==> flow/design.v <==
module joinC #(parameter N = 5)(
	input [N - 1 : 0] valid_in,
	output reg  [N - 1 : 0] ready_in,
	output valid_out,
	input ready_out
);
	assign valid_out = &valid_in; 
	reg[N - 1 : 0] singleValid;
	integer i, j;
	always @(*)begin
		for(i = 0; i < N; i = i + 1)begin
			singleValid[i] = 1;
			for(j = 0; j < N; j = j + 1)
				if(i != j)
					singleValid[i] = singleValid[i] & valid_in[j];
		end
		for(i = 0; i < N; i = i + 1)begin
			ready_in[i] = singleValid[i] & ready_out;
		end
	end
endmodule
module OEHB #(parameter INPUTS = 1,
		parameter OUTPUTS = 1,
		parameter DATA_IN_SIZE = 32,
		parameter DATA_OUT_SIZE = 32)
	(
		input clk,
		input rst,
		input [INPUTS * (DATA_IN_SIZE)- 1 : 0]data_in_bus,
		input [INPUTS - 1 : 0]valid_in_bus,
		output [INPUTS - 1 : 0] ready_in_bus,
		output [OUTPUTS * (DATA_OUT_SIZE) - 1 : 0]data_out_bus,
		output reg [OUTPUTS - 1 : 0]valid_out_bus,
		input 	[OUTPUTS - 1 : 0] ready_out_bus
);
	wire reg_en;
	reg [DATA_IN_SIZE - 1 : 0] data_reg;
	always@(posedge clk, posedge rst)
		if(rst)
			valid_out_bus[0] <= 0;
		else
			valid_out_bus[0] <= valid_in_bus[0] | ~ready_in_bus[0];
	always@(posedge clk, posedge rst)
		if(rst)
			data_reg <= 0;
		else if(reg_en)
			data_reg <= data_in_bus[0 * DATA_IN_SIZE +: DATA_IN_SIZE];
	assign data_out_bus[0 * DATA_OUT_SIZE +: DATA_OUT_SIZE] = data_reg;
	assign ready_in_bus[0] = ~valid_out_bus[0] | ready_out_bus[0];
	assign reg_en = ready_in_bus[0] & valid_in_bus[0];
endmodule
module delay_buffer #(parameter SIZE = 32) (
	input clk, rst,
	input valid_in, ready_in,
	output valid_out
);
	reg [SIZE - 1 : 0] shift_reg;
	always @(posedge clk)begin
		if(ready_in | rst)
			shift_reg[0] <= valid_in;
	end
	always @(posedge clk)begin
		if(rst)
			shift_reg[SIZE - 1 : 1] <= 0;
		else if(ready_in)
			shift_reg[SIZE - 1 : 1] <= shift_reg[SIZE - 2 : 0];
	end
	assign valid_out = shift_reg[SIZE - 1];
endmodule
module mul_4_stage (
	input clk, ce,
	input[31 : 0] a,
	input [31 : 0] b,
	output [31 : 0] p
);
	reg [31 : 0] a_reg, b_reg, q0, q1, q2;
	wire [63 : 0] mul_wire;
	assign mul_wire = a_reg * b_reg;
	wire [31 : 0] mul;
	assign mul = mul_wire[31 : 0];
	always @(posedge clk)
		if(ce)begin
			a_reg <= a;
			b_reg <= b;
			q0 <= mul;
			q1 <= q0;
			q2 <= q1;
		end
	assign p = q2;
endmodule
module mul_op #(parameter INPUTS = 2,
		parameter OUTPUTS = 1,
		parameter DATA_IN_SIZE = 32,
		parameter DATA_OUT_SIZE = 32)
		(
		input clk,
		input rst,
		input [INPUTS * (DATA_IN_SIZE)- 1 : 0]data_in_bus,
		input [INPUTS - 1 : 0]valid_in_bus,
		output [INPUTS - 1 : 0] ready_in_bus,
		output [OUTPUTS * (DATA_OUT_SIZE) - 1 : 0]data_out_bus,
		output [OUTPUTS - 1 : 0]valid_out_bus,
		input 	[OUTPUTS - 1 : 0] ready_out_bus
);
	localparam LATENCY = 4;
	wire [2 * DATA_OUT_SIZE - 1 : 0] temp_result;
	wire join_valid;
	wire buff_valid, oehb_valid, oehb_ready;
	wire oehb_dataOut, oehb_datain;
	joinC #(.N(INPUTS)) add_fork(.valid_in(valid_in_bus), .ready_in(ready_in_bus), .valid_out(join_valid), .ready_out(oehb_ready));
	mul_4_stage multiply_unit (.clk(clk), .ce(oehb_ready), .a(data_in_bus[0 * DATA_IN_SIZE +: DATA_IN_SIZE]), .b(data_in_bus[1 * DATA_IN_SIZE +: DATA_IN_SIZE]), .p(data_out_bus[0 * DATA_OUT_SIZE +: DATA_OUT_SIZE]));
	delay_buffer #(.SIZE(LATENCY - 1))delay_buff(.clk(clk), .rst(rst), .valid_in(join_valid), .ready_in(oehb_ready), .valid_out(buff_valid));
	OEHB #(.INPUTS(1), .OUTPUTS(1), .DATA_IN_SIZE(1), .DATA_OUT_SIZE(1)) oehb_buffer (.clk(clk), .rst(rst),
										 .data_in_bus(1'b0), .valid_in_bus(buff_valid), .ready_in_bus(oehb_ready),
										 .data_out_bus(oehb_dataOut), .valid_out_bus(valid_out_bus[0]), .ready_out_bus(ready_out_bus[0]));
endmodule
**Step by step through the tools: mul_op**

Tool output for the design above, in the order of the flow.
Lines are those of the file above, counted from 1.
Operators: Yosys type, input widths -> output width; for muxes data width and select width s.
Cell names lack the library's common part.
The mark n/a stands for no value.

- Top: mul_op
- Clock input: clk
- Cell library: sky130hd
- Library corner: tt_025C_1v80

**Word-level counts**

Counts by Yosys on the flattened word-level netlist (proc, flatten, opt, wreduce; memories kept). Register bits leave out memories and registers merged into their read ports (data or address); mux counts leave out enables and synchronous resets folded into registers. Print and check cells are left out. Cells with the same type and inputs are merged into one.

- Flip-flop bits (word level): 164
- Input port bits: 69
- Output and inout bits: 35
- Word-level cells: 17

- Multipliers: 1
- Bitwise operators: 7
- Reduce/logical cells: 1

Operators by type and width:

| kind | number |
|---|---|
| $mul 32x32->32 | 1 |
| $or 1x1->1 | 3 |
| $and 1x1->1 | 2 |
| $not 1->1 | 2 |
| $reduce_and 2->1 | 1 |

**Longest topological paths**

Yosys ltp: most cells in a row. Word level: on the elaborated netlist, between registers, memories and ports. Mapped: between sequential cells and ports; inverters and the memories' decode and read muxes count.

- Word-level depth: 4
- ABC_AREA: 0
- Depth in mapped cells: 26

**Mapped cells and area**

The flow's flattened synthesis, as Yosys stat reports it; memories are mapped. The netlist is that of the ABC_AREA named above (0 if unset); the other value can give another one.

- Standard cells after synthesis: 1885
- Mapped area: 20798.7 µm²
- Sequential part of the area: 4899.7 µm²
- Flip-flops: 164
- Buffers: 82

Cell types:

| type | number | total area (µm²) |
|---|---|---|
| fa_1 | 408 | 8.17E+03 |
| edfxtp_1 | 161 | 4.83E+03 |
| and2_1 | 370 | 2314.72 |
| ha_1 | 123 | 1.54E+03 |
| inv_1 | 366 | 1.37E+03 |
| nand2_1 | 163 | 611.837 |
| xnor2_1 | 64 | 560.538 |
| clkbuf_1 | 81 | 304.042 |
| xor2_1 | 20 | 175.168 |
| a21oi_1 | 20 | 100.096 |
| a21o_1 | 12 | 90.086 |
| nor2_1 | 17 | 63.811 |
| o21a_1 | 6 | 45.043 |
| dfxtp_1 | 2 | 40.038 |
| o21bai_1 | 5 | 37.536 |
| o21ai_0 | 7 | 35.034 |
| nand2b_1 | 5 | 31.28 |
| a2111oi_2 | 2 | 30.029 |

Not listed: further types 30, cells in them 53.
The figures by module come from a second, unflattened synthesis with its own total; it is not the netlist above.

- Cells (unflattened synthesis): 1892
- Area total of the unflattened synthesis: 20856.3 µm²

Rows give one instance, submodules left out.

Modules:

| module | instances | cells | area (µm²) |
|---|---|---|---|
| mul_4_stage | 1 | 1873 | 20633.5 |
| delay_buffer (SIZE=3) | 1 | 8 | 103.8 |
| OEHB | 1 | 7 | 96.3 |
| joinC (N=2) | 1 | 3 | 18.8 |
| mul_op | 1 | 1 | 3.8 |

**Worst setup path after synthesis**

OpenSTA on the mapped netlist: ideal clock, no wires. The path of least setup slack (recovery checks aside). Input and output delay are each 20% of the period. Register names are those of the netlist, which keeps one name where synthesis merged equal registers.

- Path kind: input to output
- Start: input ready_out_bus[0]
- End: output ready_in_bus[0]
- Period: 8000 ps
- External input delay: 1600 ps
- External output delay: 1600 ps
- Time at the first pin: 1600 ps
- Data arrival time: 6730 ps
- Setup slack: -330 ps
- Delay of the path: 5130 ps
- Stages on the path: 3
- Period reached after synthesis: 8330 ps

"delay of the path" is the arrival time less input delay plus setup time.
A path that ends at an output port has no setup time.
"stages on the path": output pins that drive a net of the path, with the launching flip-flop's if there is one; two outputs of one cell count as two.
"period reached after synthesis" = period - worst setup slack (recovery checks aside). The figure is calculated, with input and output delays left at 20% of the set period.
Between the ends stands the longest chain of elaborated cells between them, by number of cells; it is not shown to be the way that was timed. Of several equally long chains one is given.
A line is the first line of the expression or statement that the cell stems from. Yosys adds cells for indexed reads and writes and turns some case tables into memories.

- Path through: nand2b_1 > clkbuf_1 > and2_1
- Cells in the longest elaborated chain: 2

RTL lines, path after synthesis:

| item | RTL line | RTL |
|---|---|---|
| start, declared | 103 | `input [OUTPUTS - 1 : 0] ready_out_bus` |
| $or 1x1->1 | 49 | `assign ready_in_bus[0] = ~valid_out_bus[0] \| ready_out_bus[0];` |
| $and 1x1->1 | 18 |  |
| end, declared | 100 | `output [INPUTS - 1 : 0] ready_in_bus,` |

**Worst path after layout**

Path of least setup slack in the final report of flow run A (OpenROAD, finished layout, wires in). Where an end is a register, its clock arrival counts in the times.
The report prints the path's times to 10 ps; the period is as set.

- Path kind: register to register
- Start: register multiply_unit.b_reg[8]
- End: register multiply_unit.q0[30]
- Period: 12600 ps
- Library setup time: 250 ps
- Time at the first pin: 450 ps
- Data arrival time: 7600 ps
- Setup slack: 5190 ps
- Stages on the path: 24

Between the ends stands the longest chain of elaborated cells between them, by number of cells; it is not shown to be the way that was timed. Of several equally long chains one is given.

- Path through: edfxtp_1 > nand2_1 > fa_1 > inv_1 > fa_1 > fa_1 > inv_1 > fa_1 > inv_1 > fa_1 > inv_1 > fa_1 > inv_1 > fa_1 > fa_1 > ha_1 > nor2_1 > nor2b_1 > o21ai_0 > a21oi_1 > a311oi_2 > o21ai_2 > a31oi_1 > xnor2_1
- Cells in the longest elaborated chain: 1

RTL lines, path post-layout:

| item | RTL line | RTL |
|---|---|---|
| start, declared | 76 | `reg [31 : 0] a_reg, b_reg, q0, q1, q2;` |
| start, assigned | 84 | `b_reg <= b;` |
| $mul 32x32->32 | 78 | `assign mul_wire = a_reg * b_reg;` |
| end, assigned | 85 | `q0 <= mul;` |
| end, declared | 76 |  |

# Flow runs of mul_op

Below are 6 stored runs of the flow (Yosys, OpenROAD; platform sky130hd) on mul_op, each with its settings and what was measured, unordered. Constraints: input delay and output delay 20% of the set period each, output load 0.01 pF.
"clock period achieved": clock period set for the run, less the worst setup slack. It is reckoned from that one timing run; input and output delays stay at 20% of the period that was set.
"critical path time" = time allowed to the worst setup path (clock period - input delay - output delay, where it has them) - its slack; a late launch clock adds to it, a late capture clock takes from it.
"critical path time" is known to 10 ps.

### Flow run A

Settings: `ABC_AREA=0`, `CORE_MARGIN=4`, `CORE_UTILIZATION=72`, `CTS_CLUSTER_SIZE=24`, `GPL_ROUTABILITY_DRIVEN=0`, `HOLD_SLACK_MARGIN=-0.05`, `PLACE_DENSITY_LB_ADDON=0.16`, `SETUP_SLACK_MARGIN=0.28`, `SLEW_MARGIN=25`, `period_ns=12.6`, `CAP_MARGIN=20`

- Standard-cell area of the final layout: 22730.6 µm²
- Post-route utilization: 80.7 %
- Post-route worst hold slack: 418 ps
- Critical path time: 7410 ps
- Critical path type: register to register
- Post-synthesis cell area: 20798.7 µm²
- Setup slack of the critical path: 5194 ps
- Clock period achieved: 7406 ps
- Area of the die: 31669.8 µm²
- Sum of negative setup slack: 0 ps

### Flow run B

Settings: `ABC_AREA=1`, `CELL_PAD_IN_SITES_DETAIL_PLACEMENT=1`, `CORE_MARGIN=9`, `HOLD_SLACK_MARGIN=-0.08`, `MAX_ROUTING_LAYER=met4`, `SLEW_MARGIN=15`, `period_ns=7.01`, `CAP_MARGIN=20`, `CORE_UTILIZATION=40`

- Standard-cell area of the final layout: 24826.3 µm²
- Post-route utilization: 46.0 %
- Post-route worst hold slack: 418 ps
- Critical path time: 6910 ps
- Critical path type: register to register
- Post-synthesis cell area: 21921.0 µm²
- Setup slack of the critical path: 97 ps
- Clock period achieved: 6913 ps
- Area of the die: 63554.4 µm²
- Sum of negative setup slack: 0 ps

### Flow run C

Settings: `ABC_AREA=1`, `CAP_MARGIN=5`, `CELL_PAD_IN_SITES_GLOBAL_PLACEMENT=1`, `CORE_ASPECT_RATIO=0.89`, `CORE_MARGIN=7`, `CORE_UTILIZATION=60`, `CTS_CLUSTER_DIAMETER=202`, `CTS_CLUSTER_SIZE=46`, `GPL_ROUTABILITY_DRIVEN=1`, `GPL_TIMING_DRIVEN=0`, `HOLD_SLACK_MARGIN=0.07`, `MAX_ROUTING_LAYER=met4`, `MIN_ROUTING_LAYER=met1`, `PLACE_DENSITY_LB_ADDON=0.05`, `SETUP_SLACK_MARGIN=1.94`, `SLEW_MARGIN=25`, `TNS_END_PERCENT=65`, `period_ns=12.9`

- Standard-cell area of the final layout: 24181.9 µm²
- Post-route utilization: 67.7 %
- Post-route worst hold slack: 413 ps
- Critical path time: 8070 ps
- Critical path type: register to register
- Post-synthesis cell area: 21921.0 µm²
- Setup slack of the critical path: 4835 ps
- Clock period achieved: 8065 ps
- Area of the die: 42091.7 µm²
- Sum of negative setup slack: 0 ps

### Flow run D

Settings: `ABC_AREA=1`, `CELL_PAD_IN_SITES_DETAIL_PLACEMENT=1`, `CORE_ASPECT_RATIO=1.13`, `CORE_MARGIN=2`, `CORE_UTILIZATION=22`, `GPL_ROUTABILITY_DRIVEN=0`, `GPL_TIMING_DRIVEN=0`, `MAX_ROUTING_LAYER=met4`, `SLEW_MARGIN=30`, `period_ns=7.01`, `CAP_MARGIN=20`

- Standard-cell area of the final layout: 25942.4 µm²
- Post-route utilization: 26.2 %
- Post-route worst hold slack: 418 ps
- Critical path time: 6860 ps
- Critical path type: register to register
- Post-synthesis cell area: 21921.0 µm²
- Setup slack of the critical path: 152 ps
- Clock period achieved: 6858 ps
- Area of the die: 102186.0 µm²
- Sum of negative setup slack: 0 ps

### Flow run E

Settings: `SETUP_SLACK_MARGIN=0.63`, `period_ns=7.52`, `CAP_MARGIN=20`, `CORE_MARGIN=2`, `CORE_UTILIZATION=40`, `SLEW_MARGIN=20`

- Standard-cell area of the final layout: 24338.3 µm²
- Post-route utilization: 47.3 %
- Post-route worst hold slack: 412 ps
- Critical path time: 6880 ps
- Critical path type: register to register
- Post-synthesis cell area: 20798.7 µm²
- Setup slack of the critical path: 637 ps
- Clock period achieved: 6883 ps
- Area of the die: 53835.6 µm²
- Sum of negative setup slack: 0 ps

### Flow run F

Settings: `CELL_PAD_IN_SITES_DETAIL_PLACEMENT=2`, `CORE_ASPECT_RATIO=1.68`, `CORE_MARGIN=9`, `CORE_UTILIZATION=25`, `CTS_CLUSTER_DIAMETER=123`, `GPL_ROUTABILITY_DRIVEN=1`, `GPL_TIMING_DRIVEN=1`, `MAX_ROUTING_LAYER=met5`, `MIN_ROUTING_LAYER=met2`, `PLACE_DENSITY_LB_ADDON=0.26`, `SETUP_SLACK_MARGIN=-0.26`, `SLEW_MARGIN=0`, `TNS_END_PERCENT=40`, `period_ns=9.55`, `CAP_MARGIN=20`

- Standard-cell area of the final layout: 23715.2 µm²
- Post-route utilization: 28.9 %
- Post-route worst hold slack: 415 ps
- Critical path time: 7790 ps
- Critical path type: register to register
- Post-synthesis cell area: 20798.7 µm²
- Setup slack of the critical path: 1765 ps
- Clock period achieved: 7785 ps
- Area of the die: 94252.9 µm²
- Sum of negative setup slack: 0 ps
